==> flow/design.v <==
`timescale 1ns / 1ps
module decoder(
    input [1:0] in,
    output reg [3:0] out
    );
    always @(*) begin
        case(in)
            2'b00: out = 4'b1000;
            2'b01: out = 4'b0100;
            2'b10: out = 4'b0010;
            2'b11: out = 4'b0001;
        endcase
    end
endmodule
`timescale 1ns / 1ps
module ARITHMATIC_UNIT #(parameter width = 16)(
    input [width - 1:0] A,
    input [width - 1:0] B,
    input [1:0] ALU_FUN,
    input clk,rst,
    input Arith_Enable,
    output reg [width - 1:0] Arith_OUT,
    output reg Carry_OUT,
    output reg Arith_Flag
    );
    always@(posedge clk or negedge rst) begin
        if (!rst) begin
            Arith_OUT <= 0;
            Arith_Flag <= 0;
            Carry_OUT <= 0;        
        end
        else if (Arith_Enable) begin
            Arith_OUT <= 0;
            Carry_OUT <= 0;
            Arith_Flag <= 1;
            case (ALU_FUN)
                2'b00:
                begin
                    {Carry_OUT,Arith_OUT} <= A+B;
                end
                2'b01:
                begin
                    {Carry_OUT,Arith_OUT} <= A-B;
                end
                2'b10:
                begin
                    {Carry_OUT,Arith_OUT} <= A*B;
                end                
                2'b11:
                begin
                    {Carry_OUT,Arith_OUT} <= (B == 0) ? {1'b0, {width{1'b1}}} : A/B;
                end                
            endcase
        end
        else begin
            Arith_OUT <= 0;
            Arith_Flag <= 0;
            Carry_OUT <= 0;            
        end
    end
endmodule
`timescale 1ns / 1ps
module Logic_Unit #(parameter width = 16)(
    input [width - 1:0] A,
    input [width - 1:0] B,
    input [1:0] ALU_FUN,
    input clk,rst,
    input Logic_Enable,
    output reg [width - 1:0] Logic_OUT,
    output reg Logic_Flag
    );
 always@(posedge clk or negedge rst) begin
        if (!rst) begin
            Logic_OUT <= 0;
            Logic_Flag <= 0;
        end
        else if (Logic_Enable) begin
            Logic_OUT <= 0;
            Logic_Flag <= 1;
            case (ALU_FUN)
                2'b00:
                begin
                    Logic_OUT <= A&B;
                end
                2'b01:
                begin
                    Logic_OUT <= A|B;
                end
                2'b10:
                begin
                    Logic_OUT <= ~(A&B);
                end                
                2'b11:
                begin
                    Logic_OUT <= ~(A|B);
                end                
            endcase
        end
        else begin
            Logic_OUT <= 0;
            Logic_Flag <= 0;
        end
    end
endmodule
`timescale 1ns / 1ps
module CMP_Unit #(parameter width = 16)(
    input [width - 1:0] A,
    input [width - 1:0] B,
    input [1:0] ALU_FUN,
    input clk,rst,
    input CMP_Enable,
    output reg [width - 1:0] CMP_OUT,
    output reg CMP_Flag
    );
always@(posedge clk or negedge rst) begin
        if (!rst) begin
            CMP_OUT <= 0;
            CMP_Flag <= 0;
        end
        else if (CMP_Enable) begin
            CMP_OUT <= 0;
            CMP_Flag <= 1;
            case (ALU_FUN)
                2'b00:
                begin
                    CMP_OUT <= 0;
                end
                2'b01:
                begin
                    CMP_OUT <= (A==B);
                end
                2'b10:
                begin
                    CMP_OUT <= (A>B)? 2:0;
                end                
                2'b11:
                begin
                    CMP_OUT <= (A<B)? 3:0;
                end                
            endcase
        end
        else begin
            CMP_OUT <= 0;
            CMP_Flag <= 0;
        end
    end
endmodule
`timescale 1ns / 1ps
module Shift_Unit #(parameter width = 16)(
    input [width - 1:0] A,
    input [width - 1:0] B,
    input [1:0] ALU_FUN,
    input clk,rst,
    input Shift_Enable,
    output reg [width - 1:0] Shift_OUT,
    output reg Shift_Flag
    );
always@(posedge clk or negedge rst) begin
        if (!rst) begin
            Shift_OUT <= 0;
            Shift_Flag <= 0;
        end
        else if (Shift_Enable) begin
            Shift_OUT <= 0;
            Shift_Flag <= 1;
            case (ALU_FUN)
                2'b00:
                begin
                    Shift_OUT <= A>>1;
                end
                2'b01:
                begin
                    Shift_OUT <= A<<1;
                end
                2'b10:
                begin
                    Shift_OUT <= B>>1;
                end                
                2'b11:
                begin
                    Shift_OUT <= B<<1;
                end                
            endcase
        end
        else begin
            Shift_OUT <= 0;
            Shift_Flag <= 0;
        end
    end
endmodule
`timescale 1ns / 1ps
module ALU_TOP #(parameter width = 16)(
    input [width - 1:0] A,
    input [width - 1:0] B,
    input [3:0] ALU_FUN,
    input clk,rst,
    output  [width - 1:0] Arith_OUT,
    output  Carry_OUT,
    output  Arith_Flag,
    output  [width - 1:0] Logic_OUT,
    output  Logic_Flag,
    output  [width - 1:0] CMP_OUT,
    output  CMP_Flag,
    output  [width - 1:0] Shift_OUT,
    output  Shift_Flag
    );
wire [3:0] enables;
decoder d0 (ALU_FUN[3:2],enables);
ARITHMATIC_UNIT #(width) d1 (A,B,ALU_FUN[1:0],clk,rst,enables[3],Arith_OUT,Carry_OUT,Arith_Flag);
Logic_Unit #(width) d2 (A,B,ALU_FUN[1:0],clk,rst,enables[2],Logic_OUT,Logic_Flag);
CMP_Unit #(width) d3 (A,B,ALU_FUN[1:0],clk,rst,enables[1],CMP_OUT,CMP_Flag);
Shift_Unit #(width) d4 (A,B,ALU_FUN[1:0],clk,rst,enables[0],Shift_OUT,Shift_Flag);
endmodule
-- From RTL to reports: ALU_TOP
Module ALU_TOP before and after one edit of its RTL, step after step.
Lines under "unedited" count in the file above, lines under "edited" in the edited file.
"change" is "edited" less "unedited", of the values as shown; "relative change" is that difference over "unedited", in percent.
Operators: Yosys type, input widths -> output width; for muxes data width and select width s.
Not given: --
- top: ALU_TOP
- clock: clk
- cell library: sky130hd
- library corner: tt_025C_1v80

-- Diff
The edit as a unified diff against the file above.
The edit is scripted: it alters the design's behaviour and was not made to optimise anything.
begin of diff
@@ -49,5 +49,5 @@
                 2'b11:
                 begin
-                    {Carry_OUT,Arith_OUT} <= (B == 0) ? {1'b0, {width{1'b1}}} : A/B;
+                    {Carry_OUT,Arith_OUT} <= (B == 0) ? {1'b0, {width{1'b1}}} : A>>B;
                 end                
             endcase
end of diff

-- After elaboration
Counts by Yosys on the flattened word-level netlist (proc, flatten, opt, wreduce; memories kept). Register bits leave out memories and registers merged into their read ports (data or address); mux counts leave out enables and synchronous resets folded into registers. Print and check cells are left out. Cells with the same type and inputs are merged into one.
- operators by class (element ; unedited ; edited ; change ; relative change (%)):
    shift operators ; 0 ; 1 ; +1 ; --
    multiplexer cells ; 18 ; 18 ; 0 ; 0.00
    order comparisons ; 2 ; 2 ; 0 ; 0.00
    eq/ne operators ; 7 ; 7 ; 0 ; 0.00
    bitwise operators ; 4 ; 4 ; 0 ; 0.00
    div/mod/pow operators ; 1 ; 0 ; -1 ; -100.00
    add/subtract/negate cells ; 2 ; 2 ; 0 ; 0.00
    reduce/logical cells ; 3 ; 3 ; 0 ; 0.00
    multiply operators ; 1 ; 1 ; 0 ; 0.00
- operators with widths (operator ; unedited ; edited ; change ; relative change (%)):
    $div 16x16->17 ; 1 ; 0 ; -1 ; -100.00
    $shr 16x16->17 ; 0 ; 1 ; +1 ; --
    $mux 1 ; 5 ; 5 ; 0 ; 0.00
    $eq 2x2->1 const B ; 4 ; 4 ; 0 ; 0.00
    $mux 16 ; 4 ; 4 ; 0 ; 0.00
    $pmux 16 s4 ; 4 ; 4 ; 0 ; 0.00
    $eq 2x1->1 const B ; 2 ; 2 ; 0 ; 0.00
    $logic_not 2->1 ; 2 ; 2 ; 0 ; 0.00
    $mux 2 ; 2 ; 2 ; 0 ; 0.00
    $not 16->16 ; 2 ; 2 ; 0 ; 0.00
    $add 16x16->17 ; 1 ; 1 ; 0 ; 0.00
    $and 16x16->16 ; 1 ; 1 ; 0 ; 0.00
    $eq 16x16->1 ; 1 ; 1 ; 0 ; 0.00
    $gt 16x16->1 ; 1 ; 1 ; 0 ; 0.00
    $logic_not 16->1 ; 1 ; 1 ; 0 ; 0.00
    $lt 16x16->1 ; 1 ; 1 ; 0 ; 0.00
    $mul 16x16->17 ; 1 ; 1 ; 0 ; 0.00
    $mux 17 ; 1 ; 1 ; 0 ; 0.00
    $or 16x16->16 ; 1 ; 1 ; 0 ; 0.00
    $pmux 1 s4 ; 1 ; 1 ; 0 ; 0.00
    $pmux 4 s4 ; 1 ; 1 ; 0 ; 0.00
    $sub 16x16->17 ; 1 ; 1 ; 0 ; 0.00
- storage and ports (element ; unedited ; edited ; change ; relative change (%)):
    output and inout bits ; 69 ; 69 ; 0 ; 0.00
    elaborated cells ; 47 ; 47 ; 0 ; 0.00
    register bits ; 69 ; 69 ; 0 ; 0.00
    input bits ; 38 ; 38 ; 0 ; 0.00

-- Longest topological paths
Depth = most cells in a row (Yosys ltp): at word level without a register or memory, in the mapped netlist without a sequential cell, where the memories' decode and read muxes count.
- logic depth (element ; unedited ; edited ; change ; relative change (%)):
    word-level depth ; 4 ; 4 ; 0 ; 0.00
    ABC_AREA ; 0 ; 0 ; -- ; --
    gate-level depth with buffers ; 137 ; 23 ; -114 ; -83.21
    mapped depth without buffers ; 126 ; 21 ; -105 ; -83.33

-- After synthesis
Source: synth_stat.txt of the flow (Yosys; design flattened, memories mapped). It holds for the ABC_AREA given above (unset counts as 0); a run with the other value may have another netlist.
- mapped netlist (element ; unedited ; edited ; change ; relative change (%)):
    area of sequential cells (sq um) ; 1376.3 ; 1376.3 ; 0.0 ; 0.00
    flip-flops ; 55 ; 55 ; 0 ; 0.00
    standard cells after synthesis ; 2100 ; 1139 ; -961 ; -45.76
    buffers ; 103 ; 72 ; -31 ; -30.10
    chip area (Yosys) (sq um) ; 16369.4 ; 9465.3 ; -6904.1 ; -42.18
- cells by type (cell type ; unedited ; edited ; change ; relative change (%)):
    sky130_fd_sc_hd__ha_1 ; 251 ; 98 ; -153 ; -60.96
    sky130_fd_sc_hd__nand2_1 ; 221 ; 123 ; -98 ; -44.34
    sky130_fd_sc_hd__a21oi_1 ; 130 ; 47 ; -83 ; -63.85
    sky130_fd_sc_hd__nor2_1 ; 205 ; 139 ; -66 ; -32.20
    sky130_fd_sc_hd__xnor2_1 ; 99 ; 59 ; -40 ; -40.40
    sky130_fd_sc_hd__nor3_1 ; 61 ; 21 ; -40 ; -65.57
    sky130_fd_sc_hd__clkbuf_1 ; 71 ; 33 ; -38 ; -53.52
    sky130_fd_sc_hd__o21a_1 ; 44 ; 8 ; -36 ; -81.82
    sky130_fd_sc_hd__o21ai_0 ; 71 ; 37 ; -34 ; -47.89
    sky130_fd_sc_hd__nor2b_1 ; 36 ; 4 ; -32 ; -88.89
    sky130_fd_sc_hd__a21o_1 ; 35 ; 3 ; -32 ; -91.43
    sky130_fd_sc_hd__xor2_1 ; 40 ; 9 ; -31 ; -77.50
    sky130_fd_sc_hd__nand3_1 ; 32 ; 7 ; -25 ; -78.12
    sky130_fd_sc_hd__inv_1 ; 197 ; 175 ; -22 ; -11.17
    sky130_fd_sc_hd__o211ai_1 ; 28 ; 6 ; -22 ; -78.57
    sky130_fd_sc_hd__or3_1 ; 27 ; 6 ; -21 ; -77.78
    sky130_fd_sc_hd__mux2_2 ; 19 ; 2 ; -17 ; -89.47
    sky130_fd_sc_hd__or2_2 ; 17 ; 1 ; -16 ; -94.12
The list need not be complete.
By module: a second synthesis without flattening, with its own total; a netlist apart from the flattened one above.
- second synthesis, totals (element ; unedited ; edited ; change ; relative change (%)):
    cells (unflattened synthesis) ; 2081 ; 1125 ; -956 ; -45.94
    area (unflattened synthesis) (sq um) ; 16326.9 ; 9566.7 ; -6760.2 ; -41.41
Each row is one instance without its submodules.
- modules, unedited (module ; area (sq um) ; times used ; sequential area (sq um) ; cells):
    ARITHMATIC_UNIT #(width=16) ; 14117.3 ; 1 ; 450.4 ; 1881
    Logic_Unit #(width=16) ; 807.0 ; 1 ; 425.4 ; 56
    Shift_Unit #(width=16) ; 732.0 ; 1 ; 425.4 ; 55
    CMP_Unit #(width=16) ; 644.4 ; 1 ; 75.1 ; 85
    decoder ; 26.3 ; 1 ; 0.0 ; 4
    ALU_TOP ; 0.0 ; 1 ; 0.0 ; 0
- modules, edited (module ; area (sq um) ; times used ; sequential area (sq um) ; cells):
    ARITHMATIC_UNIT #(width=16) ; 7374.6 ; 1 ; 450.4 ; 932
    Logic_Unit #(width=16) ; 807.0 ; 1 ; 425.4 ; 56
    Shift_Unit #(width=16) ; 732.0 ; 1 ; 425.4 ; 55
    CMP_Unit #(width=16) ; 626.9 ; 1 ; 75.1 ; 78
    decoder ; 26.3 ; 1 ; 0.0 ; 4
    ALU_TOP ; 0.0 ; 1 ; 0.0 ; 0

-- Path before layout
OpenSTA on the mapped netlist: ideal clock, no wires. The path of least setup slack (recovery checks aside). Input and output delay are each 20% of the period. Register names are those of the netlist, which keeps one name where synthesis merged equal registers.
- path after synthesis (element ; unedited ; edited ; change ; relative change (%)):
    path type ; input -> register ; input -> register ; -- ; --
    from ; input port B[1] ; input port B[1] ; -- ; --
    to ; register d1.Arith_OUT[0] ; register d1.Carry_OUT ; -- ; --
    path delay (ps) ; 26976 ; 5387 ; -21589 ; -80.03
    required time (ps) ; 32869 ; 32913 ; +44 ; +0.13
    path buffers ; 12 ; 2 ; -10 ; -83.33
    clock period (ps) ; 33000 ; 33000 ; 0 ; 0.00
    arrival time (ps) ; 33445 ; 11900 ; -21545 ; -64.42
    time at the first pin (ps) ; 6600 ; 6600 ; 0 ; 0.00
    input delay (ps) ; 6600 ; 6600 ; 0 ; 0.00
    stages ; 129 ; 23 ; -106 ; -82.17
    setup time (ps) ; 131 ; 87 ; -44 ; --
    setup slack (ps) ; -577 ; 21014 ; +21591 ; --
    period reached after synthesis (ps) ; 33577 ; 11986 ; -21591 ; -64.30
"path delay" is the arrival time less input delay plus setup time.
"stages" counts driving pins, that of a launching flip-flop among them; a cell with two outputs on the path counts twice.
"period reached after synthesis" = period - worst setup slack (recovery checks aside). The figure is calculated, with input and output delays left at 20% of the set period.
The rows between start and end are the longest chain of elaborated cells between them; the timing report does not say that the signal goes this way. Where chains are equally long, one stands for them.
A line is the first line of the expression or statement that the cell stems from. Yosys adds cells for indexed reads and writes and turns some case tables into memories.
A register here has more assigning lines than the two given.
Between the ends, after synthesis, unedited:
- path through: sky130_fd_sc_hd__clkbuf_1 sky130_fd_sc_hd__clkinv_1 sky130_fd_sc_hd__ha_1 sky130_fd_sc_hd__a21oi_1 sky130_fd_sc_hd__o31ai_1 sky130_fd_sc_hd__ha_1 sky130_fd_sc_hd__o21ai_0 sky130_fd_sc_hd__a211oi_1 sky130_fd_sc_hd__nand2_1 sky130_fd_sc_hd__mux2_2 sky130_fd_sc_hd__ha_1 sky130_fd_sc_hd__a21o_1 sky130_fd_sc_hd__o21a_1 sky130_fd_sc_hd__o2111a_1 sky130_fd_sc_hd__a211o_1 sky130_fd_sc_hd__ha_1 sky130_fd_sc_hd__or3_1 sky130_fd_sc_hd__o221a_2 [... 93 more ...] sky130_fd_sc_hd__o211ai_1 sky130_fd_sc_hd__a22oi_1 sky130_fd_sc_hd__nand4_1 sky130_fd_sc_hd__nand2_1 sky130_fd_sc_hd__clkbuf_1 sky130_fd_sc_hd__nor2_1 sky130_fd_sc_hd__a21oi_1 sky130_fd_sc_hd__ha_1 sky130_fd_sc_hd__nor2b_1 sky130_fd_sc_hd__o21a_1 sky130_fd_sc_hd__o21a_1 sky130_fd_sc_hd__o21a_1 sky130_fd_sc_hd__o21ai_0 sky130_fd_sc_hd__nand2b_1 sky130_fd_sc_hd__a21oi_1 sky130_fd_sc_hd__o311ai_0 sky130_fd_sc_hd__a211oi_1 sky130_fd_sc_hd__a31oi_1
- noted cells in the longest elaborated chain: 4
- elaborated cells between the ends (all ways) at 5
- source lines of those cells at 3
- those cells by class: 1 x div; 3 x mux; 1 x reduce/logical
- ends and longest elaborated chain, after synthesis, unedited (element ; RTL line ; RTL):
    start: declaration ; 194 ; input [width - 1:0] B,
    $div 16x16->17 ; 51 ; {Carry_OUT,Arith_OUT} <= (B == 0) ? {1'b0, {width{1'b1}}} : A/B;
    $mux 17 ; 51 ;
    $pmux 16 s4 ; 36 ; case (ALU_FUN)
    $mux 16 ; 32 ; else if (Arith_Enable) begin
    end: assignment ; 28 ; Arith_OUT <= 0;
    end: assignment ; 33 ; Arith_OUT <= 0;
    end: declaration ; 22 ; output reg [width - 1:0] Arith_OUT,
Between the ends, after synthesis, edited:
- path through: sky130_fd_sc_hd__inv_1 sky130_fd_sc_hd__buf_2 sky130_fd_sc_hd__buf_1 sky130_fd_sc_hd__nor2_1 sky130_fd_sc_hd__fa_1 sky130_fd_sc_hd__inv_1 sky130_fd_sc_hd__fa_1 sky130_fd_sc_hd__inv_1 sky130_fd_sc_hd__ha_1 sky130_fd_sc_hd__fa_1 sky130_fd_sc_hd__fa_1 sky130_fd_sc_hd__inv_1 sky130_fd_sc_hd__fa_1 sky130_fd_sc_hd__inv_1 sky130_fd_sc_hd__ha_1 sky130_fd_sc_hd__or3_1 sky130_fd_sc_hd__a2111oi_2 sky130_fd_sc_hd__o21ai_0 sky130_fd_sc_hd__nand2_1 sky130_fd_sc_hd__o21ai_0 sky130_fd_sc_hd__xnor2_1 sky130_fd_sc_hd__a32o_1 sky130_fd_sc_hd__a211oi_2
- ends and longest elaborated chain, after synthesis, edited (element ; RTL line ; RTL):
    start: declaration ; 194 ; input [width - 1:0] B,
    end: assignment ; 30 ; Carry_OUT <= 0;
    end: assignment ; 34 ; Carry_OUT <= 0;
    end: declaration ; 23 ; output reg Carry_OUT,
edited: Chain of elaborated cells between the ends: none given.

-- Timing after layout
From the final timing report of the runs of pair 1: the path of least setup slack in the routed layout; clock arrival at registers is part of the times.
The path's times are printed in steps of 10 ps; the period is the one set.
- path post-layout (element ; unedited ; edited ; change ; relative change (%)):
    path type ; input -> register ; input -> register ; -- ; --
    from ; input port B[5] ; input port B[3] ; -- ; --
    to ; register d1.Arith_OUT[0] ; register d1.Arith_OUT[13] ; -- ; --
    arrival time (ps) ; 32250 ; 12830 ; -19420 ; -60.22
    setup slack (ps) ; 930 ; 20360 ; +19430 ; --
    required time (ps) ; 33180 ; 33180 ; 0 ; 0.00
    time at the first pin (ps) ; 6600 ; 6600 ; 0 ; 0.00
    setup time (ps) ; 120 ; 110 ; -10 ; --
    path buffers ; 9 ; 2 ; -7 ; -77.78
    clock period (ps) ; 33000 ; 33000 ; 0 ; 0.00
    input delay (ps) ; 6600 ; 6600 ; 0 ; 0.00
    stages ; 123 ; 21 ; -102 ; -82.93
The rows between start and end are the longest chain of elaborated cells between them; the timing report does not say that the signal goes this way. Where chains are equally long, one stands for them.
A register here has more assigning lines than the two given.
Between the ends, post-layout, unedited:
- path through: sky130_fd_sc_hd__clkdlybuf4s50_1 sky130_fd_sc_hd__nor4_1 sky130_fd_sc_hd__buf_4 sky130_fd_sc_hd__nand3_4 sky130_fd_sc_hd__o41ai_4 sky130_fd_sc_hd__o31ai_2 sky130_fd_sc_hd__ha_1 sky130_fd_sc_hd__o21ai_2 sky130_fd_sc_hd__a211oi_2 sky130_fd_sc_hd__nand2_1 sky130_fd_sc_hd__mux2_2 sky130_fd_sc_hd__ha_1 sky130_fd_sc_hd__a21o_1 sky130_fd_sc_hd__o21a_1 sky130_fd_sc_hd__buf_4 sky130_fd_sc_hd__o21ai_0 sky130_fd_sc_hd__a31o_1 sky130_fd_sc_hd__ha_1 [... 87 more ...] sky130_fd_sc_hd__a21o_1 sky130_fd_sc_hd__nor3_2 sky130_fd_sc_hd__a22oi_1 sky130_fd_sc_hd__nand4_1 sky130_fd_sc_hd__nand2_2 sky130_fd_sc_hd__nor2_2 sky130_fd_sc_hd__a21oi_2 sky130_fd_sc_hd__ha_1 sky130_fd_sc_hd__nor2b_1 sky130_fd_sc_hd__o21a_1 sky130_fd_sc_hd__o21a_1 sky130_fd_sc_hd__o21a_1 sky130_fd_sc_hd__o21ai_0 sky130_fd_sc_hd__nand2b_1 sky130_fd_sc_hd__a21oi_1 sky130_fd_sc_hd__o311ai_1 sky130_fd_sc_hd__a211oi_1 sky130_fd_sc_hd__a31oi_1
- noted cells in the longest elaborated chain: 4
- elaborated cells between the ends (all ways) at 5
- source lines of those cells at 3
- those cells by class: 1 x div; 3 x mux; 1 x reduce/logical
- ends and longest elaborated chain, post-layout, unedited (element ; RTL line ; RTL):
    start: declaration ; 194 ; input [width - 1:0] B,
    $div 16x16->17 ; 51 ; {Carry_OUT,Arith_OUT} <= (B == 0) ? {1'b0, {width{1'b1}}} : A/B;
    $mux 17 ; 51 ;
    $pmux 16 s4 ; 36 ; case (ALU_FUN)
    $mux 16 ; 32 ; else if (Arith_Enable) begin
    end: assignment ; 28 ; Arith_OUT <= 0;
    end: assignment ; 33 ; Arith_OUT <= 0;
    end: declaration ; 22 ; output reg [width - 1:0] Arith_OUT,
Between the ends, post-layout, edited:
- path through: sky130_fd_sc_hd__clkdlybuf4s50_1 sky130_fd_sc_hd__buf_4 sky130_fd_sc_hd__clkinv_1 sky130_fd_sc_hd__nor2_1 sky130_fd_sc_hd__fa_1 sky130_fd_sc_hd__fa_1 sky130_fd_sc_hd__ha_1 sky130_fd_sc_hd__fa_1 sky130_fd_sc_hd__inv_1 sky130_fd_sc_hd__fa_1 sky130_fd_sc_hd__fa_1 sky130_fd_sc_hd__inv_1 sky130_fd_sc_hd__ha_1 sky130_fd_sc_hd__o21a_1 sky130_fd_sc_hd__nor2_1 sky130_fd_sc_hd__a21oi_1 sky130_fd_sc_hd__a41oi_1 sky130_fd_sc_hd__nand2b_1 sky130_fd_sc_hd__xnor2_1 sky130_fd_sc_hd__mux2i_1 sky130_fd_sc_hd__o211a_1
- noted cells in the longest elaborated chain: 4
- elaborated cells between the ends (all ways) at 8
- source lines of those cells at 6
- those cells by class: 2 x add/sub; 1 x mul; 1 x shift; 3 x mux; 1 x reduce/logical
- ends and longest elaborated chain, post-layout, edited (element ; RTL line ; RTL):
    start: declaration ; 194 ; input [width - 1:0] B,
    $shr 16x16->17 ; 51 ; {Carry_OUT,Arith_OUT} <= (B == 0) ? {1'b0, {width{1'b1}}} : A>>B;
    $mux 17 ; 51 ;
    $pmux 16 s4 ; 36 ; case (ALU_FUN)
    $mux 16 ; 32 ; else if (Arith_Enable) begin
    end: assignment ; 28 ; Arith_OUT <= 0;
    end: assignment ; 33 ; Arith_OUT <= 0;
    end: declaration ; 22 ; output reg [width - 1:0] Arith_OUT,

-- Flow runs
Both versions went through the flow (Yosys, OpenROAD) with the same settings in each pair. Constraints: input delay and output delay 20% of the set period each, output load 0.01 pF.
Flow settings, pair 1:
- period_ns: 33.0
- CAP_MARGIN: 20
- CORE_MARGIN at 2
- CORE_UTILIZATION at 40
- noted SLEW_MARGIN: 20
- final reports, pair 1 (element ; unedited ; edited ; change ; relative change (%)):
    summed negative setup slack (ps) ; 0 ; 0 ; 0 ; --
    die footprint (sq um) ; 42557.6 ; 24910.3 ; -17647.3 ; -41.47
    setup slack of the worst path (ps) ; 932 ; 20358 ; +19426 ; --
    synthesis area (sq um) ; 16369.4 ; 9465.3 ; -6904.1 ; -42.18
    standard-cell area after layout (sq um) ; 19725.2 ; 10722.8 ; -9002.4 ; -45.64
    final design utilization (%) ; 48.5 ; 46.0 ; -2.5 ; --
    total power of the final layout (uW) ; 846.6 ; 675.8 ; -170.8 ; -20.17
Flow settings, pair 2:
- ABC_AREA at 0
- CELL_PAD_IN_SITES_DETAIL_PLACEMENT at 1
- noted CORE_ASPECT_RATIO: 0.82
- CORE_UTILIZATION at 32
- CTS_CLUSTER_DIAMETER: 317
- MIN_ROUTING_LAYER: met1
- PLACE_DENSITY at 0.56
- noted SETUP_SLACK_MARGIN: -0.7
- noted SLEW_MARGIN: 15
- period_ns: 19.7
- CAP_MARGIN: 20
- CORE_MARGIN at 2
- final reports, pair 2 (element ; unedited ; edited ; change ; relative change (%)):
    summed negative setup slack (ps) ; -34518 ; 0 ; +34518 ; --
    die footprint (sq um) ; 52988.7 ; 30977.6 ; -22011.1 ; -41.54
    setup slack of the worst path (ps) ; -9943 ; 9349 ; +19292 ; --
    synthesis area (sq um) ; 16369.4 ; 9465.3 ; -6904.1 ; -42.18
    standard-cell area after layout (sq um) ; 24866.3 ; 10804.1 ; -14062.2 ; -56.55
    final design utilization (%) ; 48.9 ; 37.4 ; -11.5 ; --
    total power of the final layout (uW) ; 1694 ; 1206 ; -488 ; -28.81
By "total power of the final layout" is meant OpenSTA's value without simulated activity: inputs other than the clock are taken to toggle once in ten clock periods, and the tool carries that through the logic.
